==> flow/design.v <==
module input_buffer #(parameter DATA_WIDTH = 8, parameter SIZE = 64)(
    input logic clk,
    input logic rst,
    input logic write_en,
    input logic [DATA_WIDTH-1:0] data_in,
    output logic [DATA_WIDTH-1:0] data_out,
    input logic [$clog2(SIZE)-1:0] read_addr,
    input logic [$clog2(SIZE)-1:0] write_addr
);
    logic [DATA_WIDTH-1:0] buffer [0:SIZE-1];
    always_ff @(posedge clk or posedge rst) begin
        if (rst)
            for (int i = 0; i < SIZE; i++) buffer[i] <= 0;
        else if (write_en)
            buffer[write_addr] <= data_in;
    end
    assign data_out = buffer[read_addr];
endmodule
module weight_buffer #(parameter DATA_WIDTH = 8, parameter SIZE = 9)(
    input logic clk,
    input logic rst,
    input logic write_en,
    input logic [DATA_WIDTH-1:0] data_in,
    input logic [$clog2(SIZE)-1:0] write_addr,
    output logic [SIZE*DATA_WIDTH-1:0] weights
);
    logic [DATA_WIDTH-1:0] buffer [0:SIZE-1];
    always_ff @(posedge clk or posedge rst) begin
        if (rst)
            for (int i = 0; i < SIZE; i++) buffer[i] <= 0;
        else if (write_en)
            buffer[write_addr] <= data_in;
    end
    for (genvar g = 0; g < SIZE; g++) begin : g_out
        assign weights[g*DATA_WIDTH +: DATA_WIDTH] = buffer[g];
    end
endmodule
module conv2d_core #(parameter DATA_WIDTH = 8)(
    input logic clk,
    input logic rst,
    input logic [9*DATA_WIDTH-1:0] input_window,
    input logic [9*DATA_WIDTH-1:0] weights,
    output logic signed [2*DATA_WIDTH-1:0] conv_out
);
    logic signed [2*DATA_WIDTH-1:0] acc, acc_next;
    always_comb begin
        acc_next = 0;
        for (int i = 0; i < 9; i++) begin
            acc_next += $signed(input_window[i*DATA_WIDTH +: DATA_WIDTH]) * $signed(weights[i*DATA_WIDTH +: DATA_WIDTH]);
        end
    end
    always_ff @(posedge clk or posedge rst) begin
        if (rst)
            acc <= 0;
        else
            acc <= acc_next;
    end
    assign conv_out = acc;
endmodule
module relu #(parameter DATA_WIDTH = 16)(
    input logic signed [DATA_WIDTH-1:0] in,
    output logic signed [DATA_WIDTH-1:0] out
);
    assign out = (in > 0) ? in : 0;
endmodule
module max_pool #(parameter DATA_WIDTH = 8)(
    input logic [DATA_WIDTH-1:0] in0, in1, in2, in3,
    output logic [DATA_WIDTH-1:0] out
);
    assign out = (in0 > in1) ? (in0 > in2 ? (in0 > in3 ? in0 : in3) : (in2 > in3 ? in2 : in3)) :
                              (in1 > in2 ? (in1 > in3 ? in1 : in3) : (in2 > in3 ? in2 : in3));
endmodule
module cnn_accel (
    input  logic        clk,
    input  logic        rst,
    input  logic        wr_en,
    input  logic        wr_sel,      
    input  logic [5:0]  wr_addr,
    input  logic [7:0]  wr_data,
    input  logic        start,
    output logic        ready,
    output logic        out_valid,
    output logic [15:0] out_data
);
    typedef enum logic [1:0] {S_IDLE, S_READ, S_CONV, S_POOL} state_t;
    state_t state;
    logic [3:0] k;           
    logic [1:0] s;           
    logic [1:0] py, px;      
    logic [7:0]  pix;
    logic [5:0]  rd_addr;
    logic [71:0] weights;
    logic [7:0]  win [0:8];
    logic [71:0] win_flat;
    logic signed [15:0] conv_out, relu_out;
    logic [15:0] pool_r [0:3];
    logic [15:0] pool_out;
    logic        out_valid_r;
    assign ready = (state == S_IDLE);
    input_buffer #(.DATA_WIDTH(8), .SIZE(64)) u_ibuf (
        .clk(clk), .rst(rst),
        .write_en(wr_en & ~wr_sel & ready),
        .data_in(wr_data),
        .data_out(pix),
        .read_addr(rd_addr),
        .write_addr(wr_addr)
    );
    weight_buffer #(.DATA_WIDTH(8), .SIZE(9)) u_wbuf (
        .clk(clk), .rst(rst),
        .write_en(wr_en & wr_sel & ready),
        .data_in(wr_data),
        .write_addr(wr_addr[3:0]),
        .weights(weights)
    );
    conv2d_core #(.DATA_WIDTH(8)) u_conv (
        .clk(clk), .rst(rst),
        .input_window(win_flat),
        .weights(weights),
        .conv_out(conv_out)
    );
    for (genvar g = 0; g < 9; g++) begin : g_win
        assign win_flat[g*8 +: 8] = win[g];
    end
    relu #(.DATA_WIDTH(16)) u_relu (.in(conv_out), .out(relu_out));
    max_pool #(.DATA_WIDTH(16)) u_pool (
        .in0(pool_r[0]), .in1(pool_r[1]), .in2(pool_r[2]), .in3(pool_r[3]),
        .out(pool_out)
    );
    logic [1:0] ky, kx;
    always_comb begin
        case (k)
            4'd0: begin ky = 2'd0; kx = 2'd0; end
            4'd1: begin ky = 2'd0; kx = 2'd1; end
            4'd2: begin ky = 2'd0; kx = 2'd2; end
            4'd3: begin ky = 2'd1; kx = 2'd0; end
            4'd4: begin ky = 2'd1; kx = 2'd1; end
            4'd5: begin ky = 2'd1; kx = 2'd2; end
            4'd6: begin ky = 2'd2; kx = 2'd0; end
            4'd7: begin ky = 2'd2; kx = 2'd1; end
            default: begin ky = 2'd2; kx = 2'd2; end
        endcase
    end
    logic [2:0] row, col;
    assign row = {py, 1'b0} + {2'b00, s[1]} + {1'b0, ky};
    assign col = {px, 1'b0} + {2'b00, s[0]} + {1'b0, kx};
    assign rd_addr = {row, col};
    always_ff @(posedge clk or posedge rst) begin
        if (rst) begin
            state       <= S_IDLE;
            k           <= 4'd0;
            s           <= 2'd0;
            py          <= 2'd0;
            px          <= 2'd0;
            out_valid_r <= 1'b0;
            for (int i = 0; i < 9; i++) win[i] <= 8'd0;
            for (int i = 0; i < 4; i++) pool_r[i] <= 16'd0;
        end else begin
            out_valid_r <= 1'b0;
            case (state)
                S_IDLE: begin
                    if (start) begin
                        state <= S_READ;
                        k  <= 4'd0;
                        s  <= 2'd0;
                        py <= 2'd0;
                        px <= 2'd0;
                    end
                end
                S_READ: begin
                    win[k] <= pix;
                    if (k == 4'd8) state <= S_CONV;
                    else k <= k + 4'd1;
                end
                S_CONV: begin
                    state <= S_POOL;
                end
                S_POOL: begin
                    pool_r[s] <= relu_out;
                    k <= 4'd0;
                    if (s == 2'd3) begin
                        out_valid_r <= 1'b1;
                        s <= 2'd0;
                        if (px == 2'd2) begin
                            px <= 2'd0;
                            if (py == 2'd2) begin
                                py <= 2'd0;
                                state <= S_IDLE;
                            end else begin
                                py <= py + 2'd1;
                                state <= S_READ;
                            end
                        end else begin
                            px <= px + 2'd1;
                            state <= S_READ;
                        end
                    end else begin
                        s <= s + 2'd1;
                        state <= S_READ;
                    end
                end
                default: state <= S_IDLE;
            endcase
        end
    end
    assign out_valid = out_valid_r;
    assign out_data  = pool_out;
endmodule
* Step by step through the tools: cnn_accel
The steps from the RTL of cnn_accel to its reports follow in flow order. Lines are those of the file above, counted from 1. A cell with -- has no value.
Inputs: top module cnn_accel, clock input clk, standard-cell library sky130hd, corner tt_025C_1v80

* Word level
Source: Yosys, flattened and elaborated. Widths are those after wreduce. Registers that Yosys merges into a memory's read port (data or address) are not register bits. Print and check cells do not count. Equal cells are merged and count once. Yosys's memory passes give these memory sizes; they may raise the number of words (mostly to a power of two), join words into wider ones and drop unused or constant bits.
Word-level totals: memory cells 1, ROM bits 32, flip-flop bits (word level) 749, output and inout port bits 18
Operators by class: add/sub/neg operators 16, mux-type cells 30, reduce/logical cells 100, equality and inequality tests 155, multipliers 9, bitwise gates (word level) 5, order comparisons 7
Memory list:
- (no name shown) | depth 8, width 4, read ports 1, write ports 0, RTL line 131 | case (k)
Operators with widths (number):
- multiplier 8 x 8 -> 16 bit | 9
- parallel mux 8 bit (select 64 bit) | 1
- equality test 6 bit (second input constant) | 64
- equality test 6 x 5 -> 1 bit (second input constant) | 32
- AND reduction 2 bit | 87
- adder 16 bit | 8
- 2-to-1 mux 16 bit | 7
- > comparator 16 bit | 6
- equality test 6 x 4 -> 1 bit (second input constant) | 16
- equality test 6 x 3 -> 1 bit (second input constant) | 8
- equality test 4 x 3 -> 1 bit (second input constant) | 8
- equality test 6 x 2 -> 1 bit (second input constant) | 4
- 2-to-1 mux 2 bit | 9
- > comparator 16 x 1 -> 1 bit (second input constant) | 1
- equality test 4 x 2 -> 1 bit (second input constant) | 4
- equality test 2 bit (second input constant) | 6
- equality test 6 x 1 -> 1 bit (second input constant) | 2
- logical NOT 6 bit | 2
- parallel mux 4 bit (select 3 bit) | 1
- parallel mux 2 bit (select 2 bit) | 3
- 2-to-1 mux 4 bit | 3
- != test 2 bit (second input constant) | 5
- AND reduction 3 bit | 3
- equality test 4 x 1 -> 1 bit (second input constant) | 2
- equality test 4 bit (second input constant) | 2
- logical NOT 4 bit | 2
- parallel mux 2 bit (select 4 bit) | 1
- adder 2 x 1 -> 2 bit (second input constant) | 3
Not listed: further kinds 12, cells in them 23.

* Logic depth
Yosys ltp: most cells in a row. Word level: on the elaborated netlist, between registers, memories and ports. Mapped: between sequential cells and ports; inverters and the memories' decode and read muxes count.
Depth: depth after elaboration 9, ABC_AREA 0, mapped depth 29, gate-level depth less buffers 28

* Mapped cells and area
The flow's flattened synthesis, as Yosys stat reports it; memories are mapped. The netlist is that of the ABC_AREA named above (0 if unset); the other value can give another one.
Mapped netlist: area of sequential cells 18794.3 µm², cell count 5308, buffer cells 211, cell area after synthesis 58579.9 µm², flip-flop cells 751
Cell types (number):
- sky130_fd_sc_hd__dfrtp_1 | 750
- sky130_fd_sc_hd__fa_1 | 691
- sky130_fd_sc_hd__mux2_2 | 602
- sky130_fd_sc_hd__ha_1 | 290
- sky130_fd_sc_hd__inv_1 | 836
- sky130_fd_sc_hd__and2_1 | 335
- sky130_fd_sc_hd__nand2_1 | 457
- sky130_fd_sc_hd__o21ai_0 | 166
- sky130_fd_sc_hd__xnor2_1 | 77
- sky130_fd_sc_hd__clkbuf_1 | 154
- sky130_fd_sc_hd__a22oi_1 | 66
- sky130_fd_sc_hd__nand3_1 | 82
- sky130_fd_sc_hd__nor2_1 | 109
- sky130_fd_sc_hd__a221oi_1 | 45
- sky130_fd_sc_hd__nand2b_1 | 55
- sky130_fd_sc_hd__a21oi_1 | 61
- sky130_fd_sc_hd__nor2b_1 | 45
- sky130_fd_sc_hd__mux4_2 | 11
Other cell types: 66; their cells: 476. By module: a second synthesis without flattening, with its own total; a netlist apart from the flattened one above.
Second synthesis, totals: cell total of the unflattened synthesis 5151, area (unflattened synthesis) 58805.1 µm²
Rows give one instance, submodules left out.
By module:
- conv2d_core #(DATA_WIDTH=8) | area 23575.1 µm², instances 1, cells 2394
- input_buffer | area 23072.1 µm², instances 1, cells 1752
- cnn_accel | area 6222.2 µm², instances 1, cells 405
- max_pool #(DATA_WIDTH=16) | area 2991.6 µm², instances 1, cells 420
- weight_buffer | area 2800.2 µm², instances 1, cells 162
- relu #(DATA_WIDTH=16) | area 143.9 µm², instances 1, cells 18

* Timing after synthesis
OpenSTA on the mapped netlist: ideal clock, no wires. The path of least setup slack (recovery checks aside). Input and output delay are each 20% of the period. Register names are those of the netlist, which keeps one name where synthesis merged equal registers.
Path post-synthesis: path type register to register, from register win[7][7], to register u_conv.acc[15], path delay 7451 ps, data arrival time 7371 ps, slack 2549 ps, data required time 9920 ps, clock period 10000 ps, driving pins on the path 25, launch time at the first pin 0 ps, path buffers 1, synthesis period reached 7451 ps
"path delay" = arrival - input delay + setup time. "driving pins on the path" counts driving pins, that of a launching flip-flop among them; a cell with two outputs on the path counts twice. "synthesis period reached" = period - worst setup slack (recovery checks aside). The figure is calculated, with input and output delays left at 20% of the set period. The rows between start and end are the longest chain of elaborated cells between them; the timing report does not say that the signal goes this way. Where chains are equally long, one stands for them. A line is the first line of the expression or statement that the cell stems from. Yosys adds cells for indexed reads and writes and turns some case tables into memories.
Between the ends, post-synthesis: cell sequence sky130_fd_sc_hd__dfrtp_1 sky130_fd_sc_hd__clkbuf_1 sky130_fd_sc_hd__and2_1 sky130_fd_sc_hd__inv_1 sky130_fd_sc_hd__fa_1 sky130_fd_sc_hd__inv_1 sky130_fd_sc_hd__fa_1 sky130_fd_sc_hd__fa_1 sky130_fd_sc_hd__fa_1 sky130_fd_sc_hd__fa_1 sky130_fd_sc_hd__inv_1 sky130_fd_sc_hd__fa_1 sky130_fd_sc_hd__fa_1 sky130_fd_sc_hd__inv_1 sky130_fd_sc_hd__fa_1 sky130_fd_sc_hd__fa_1 sky130_fd_sc_hd__inv_1 sky130_fd_sc_hd__fa_1 sky130_fd_sc_hd__inv_1 sky130_fd_sc_hd__ha_1 sky130_fd_sc_hd__and2_1 sky130_fd_sc_hd__o41ai_1 sky130_fd_sc_hd__o21ai_0 sky130_fd_sc_hd__o41ai_1 sky130_fd_sc_hd__xnor2_1, length of the longest elaborated chain 3, elaborated cells on any way between the ends 3
Ends and longest elaborated chain, post-synthesis:
- from (decl) | RTL line 93 | logic [7:0]  win [0:8];
- from (assign) | RTL line 155 | for (int i = 0; i < 9; i++) win[i] <= 8'd0;
- from (assign) | RTL line 170 | win[k] <= pix;
- multiplier 8 x 8 -> 16 bit | RTL line 49 | acc_next += $signed(input_window[i*DATA_WIDTH +: DATA_WIDTH]) * $signed(weights[i*DATA_WIDTH +: DATA_WIDTH]);
- adder 16 bit x2 | RTL line 49
- to (assign) | RTL line 54 | acc <= 0;
- to (assign) | RTL line 56 | acc <= acc_next;
- to (decl) | RTL line 45 | logic signed [2*DATA_WIDTH-1:0] acc, acc_next;

* Path in the finished layout
Path of least setup slack in the final report of run B (OpenROAD, finished layout, wires in). Where an end is a register, its clock arrival counts in the times. The report prints the path's times to 10 ps; the period is as set.
Path post-layout: path type register to register, from register u_wbuf.buffer[6][0], to register u_conv.acc[15], slack 380 ps, path buffers 0, launch time at the first pin 710 ps, data required time 8860 ps, data arrival time 8480 ps, clock period 8270 ps, driving pins on the path 25
The rows between start and end are the longest chain of elaborated cells between them; the timing report does not say that the signal goes this way. Where chains are equally long, one stands for them.
Between the ends, post-layout: cell sequence sky130_fd_sc_hd__dfrtp_1 sky130_fd_sc_hd__nand2_1 sky130_fd_sc_hd__fa_1 sky130_fd_sc_hd__fa_1 sky130_fd_sc_hd__fa_1 sky130_fd_sc_hd__inv_1 sky130_fd_sc_hd__fa_1 sky130_fd_sc_hd__inv_1 sky130_fd_sc_hd__fa_1 sky130_fd_sc_hd__inv_1 sky130_fd_sc_hd__fa_1 sky130_fd_sc_hd__fa_1 sky130_fd_sc_hd__fa_1 sky130_fd_sc_hd__fa_1 sky130_fd_sc_hd__inv_1 sky130_fd_sc_hd__fa_1 sky130_fd_sc_hd__inv_1 sky130_fd_sc_hd__ha_1 sky130_fd_sc_hd__o21ai_0 sky130_fd_sc_hd__nand2b_1 sky130_fd_sc_hd__and2_1 sky130_fd_sc_hd__o41ai_2 sky130_fd_sc_hd__o21ai_0 sky130_fd_sc_hd__o41ai_1 sky130_fd_sc_hd__xnor2_1, length of the longest elaborated chain 4, elaborated cells on any way between the ends 4
Ends and longest elaborated chain, post-layout:
- from (decl) | RTL line 27 | logic [DATA_WIDTH-1:0] buffer [0:SIZE-1];
- from (assign) | RTL line 30 | for (int i = 0; i < SIZE; i++) buffer[i] <= 0;
- from (assign) | RTL line 32 | buffer[write_addr] <= data_in;
- multiplier 8 x 8 -> 16 bit | RTL line 49 | acc_next += $signed(input_window[i*DATA_WIDTH +: DATA_WIDTH]) * $signed(weights[i*DATA_WIDTH +: DATA_WIDTH]);
- adder 16 bit x3 | RTL line 49
- to (assign) | RTL line 54 | acc <= 0;
- to (assign) | RTL line 56 | acc <= acc_next;
- to (decl) | RTL line 45 | logic signed [2*DATA_WIDTH-1:0] acc, acc_next;

==> results <==
cnn_accel through Yosys and OpenROAD on sky130hd: 3 stored runs, unordered, with their settings and measured results. The constraints put input and output delay at 20% of the set period each and load the outputs with 0.01 pF.
"worst setup path time" is the time allowed to the run's worst setup path (the clock period less input and output delay, where it has them) less its slack. Clock arrival times count: a late capture clock shortens it, a late launch clock lengthens it.
"worst setup path time" is known to 10 ps.
[run A] settings: CAP_MARGIN=0, CELL_PAD_IN_SITES_DETAIL_PLACEMENT=2, CELL_PAD_IN_SITES_GLOBAL_PLACEMENT=3, CORE_ASPECT_RATIO=1.13, CORE_MARGIN=10, CORE_UTILIZATION=56, CTS_CLUSTER_SIZE=91, GPL_ROUTABILITY_DRIVEN=0, MAX_ROUTING_LAYER=met4, SETUP_SLACK_MARGIN=1.82, SLEW_MARGIN=35, period_ns=10.0
[run A] result: did not finish, placement stopped with GPL-0301
[run B] settings: CORE_UTILIZATION=37, period_ns=8.27, CAP_MARGIN=20, CORE_MARGIN=2, SLEW_MARGIN=20
[run B] result: chip area after synthesis (Yosys) 58579.9 µm², die area 161524.0 µm², utilization 41.0%, worst setup slack after layout 379 ps, worst hold slack 356 ps, worst setup path time 7890 ps, worst setup path kind register to register
[run C] settings: ABC_AREA=1, CAP_MARGIN=0, CORE_ASPECT_RATIO=1.09, CORE_UTILIZATION=18, GPL_TIMING_DRIVEN=0, PLACE_DENSITY_LB_ADDON=0.22, SETUP_SLACK_MARGIN=0.56, SLEW_MARGIN=35, TNS_END_PERCENT=65, period_ns=4.8, CORE_MARGIN=2
[run C] result: chip area after synthesis (Yosys) 59789.8 µm², die area 336796.0 µm², utilization 23.0%, worst setup slack after layout -2901 ps, worst hold slack 353 ps, worst setup path time 7700 ps, worst setup path kind register to register
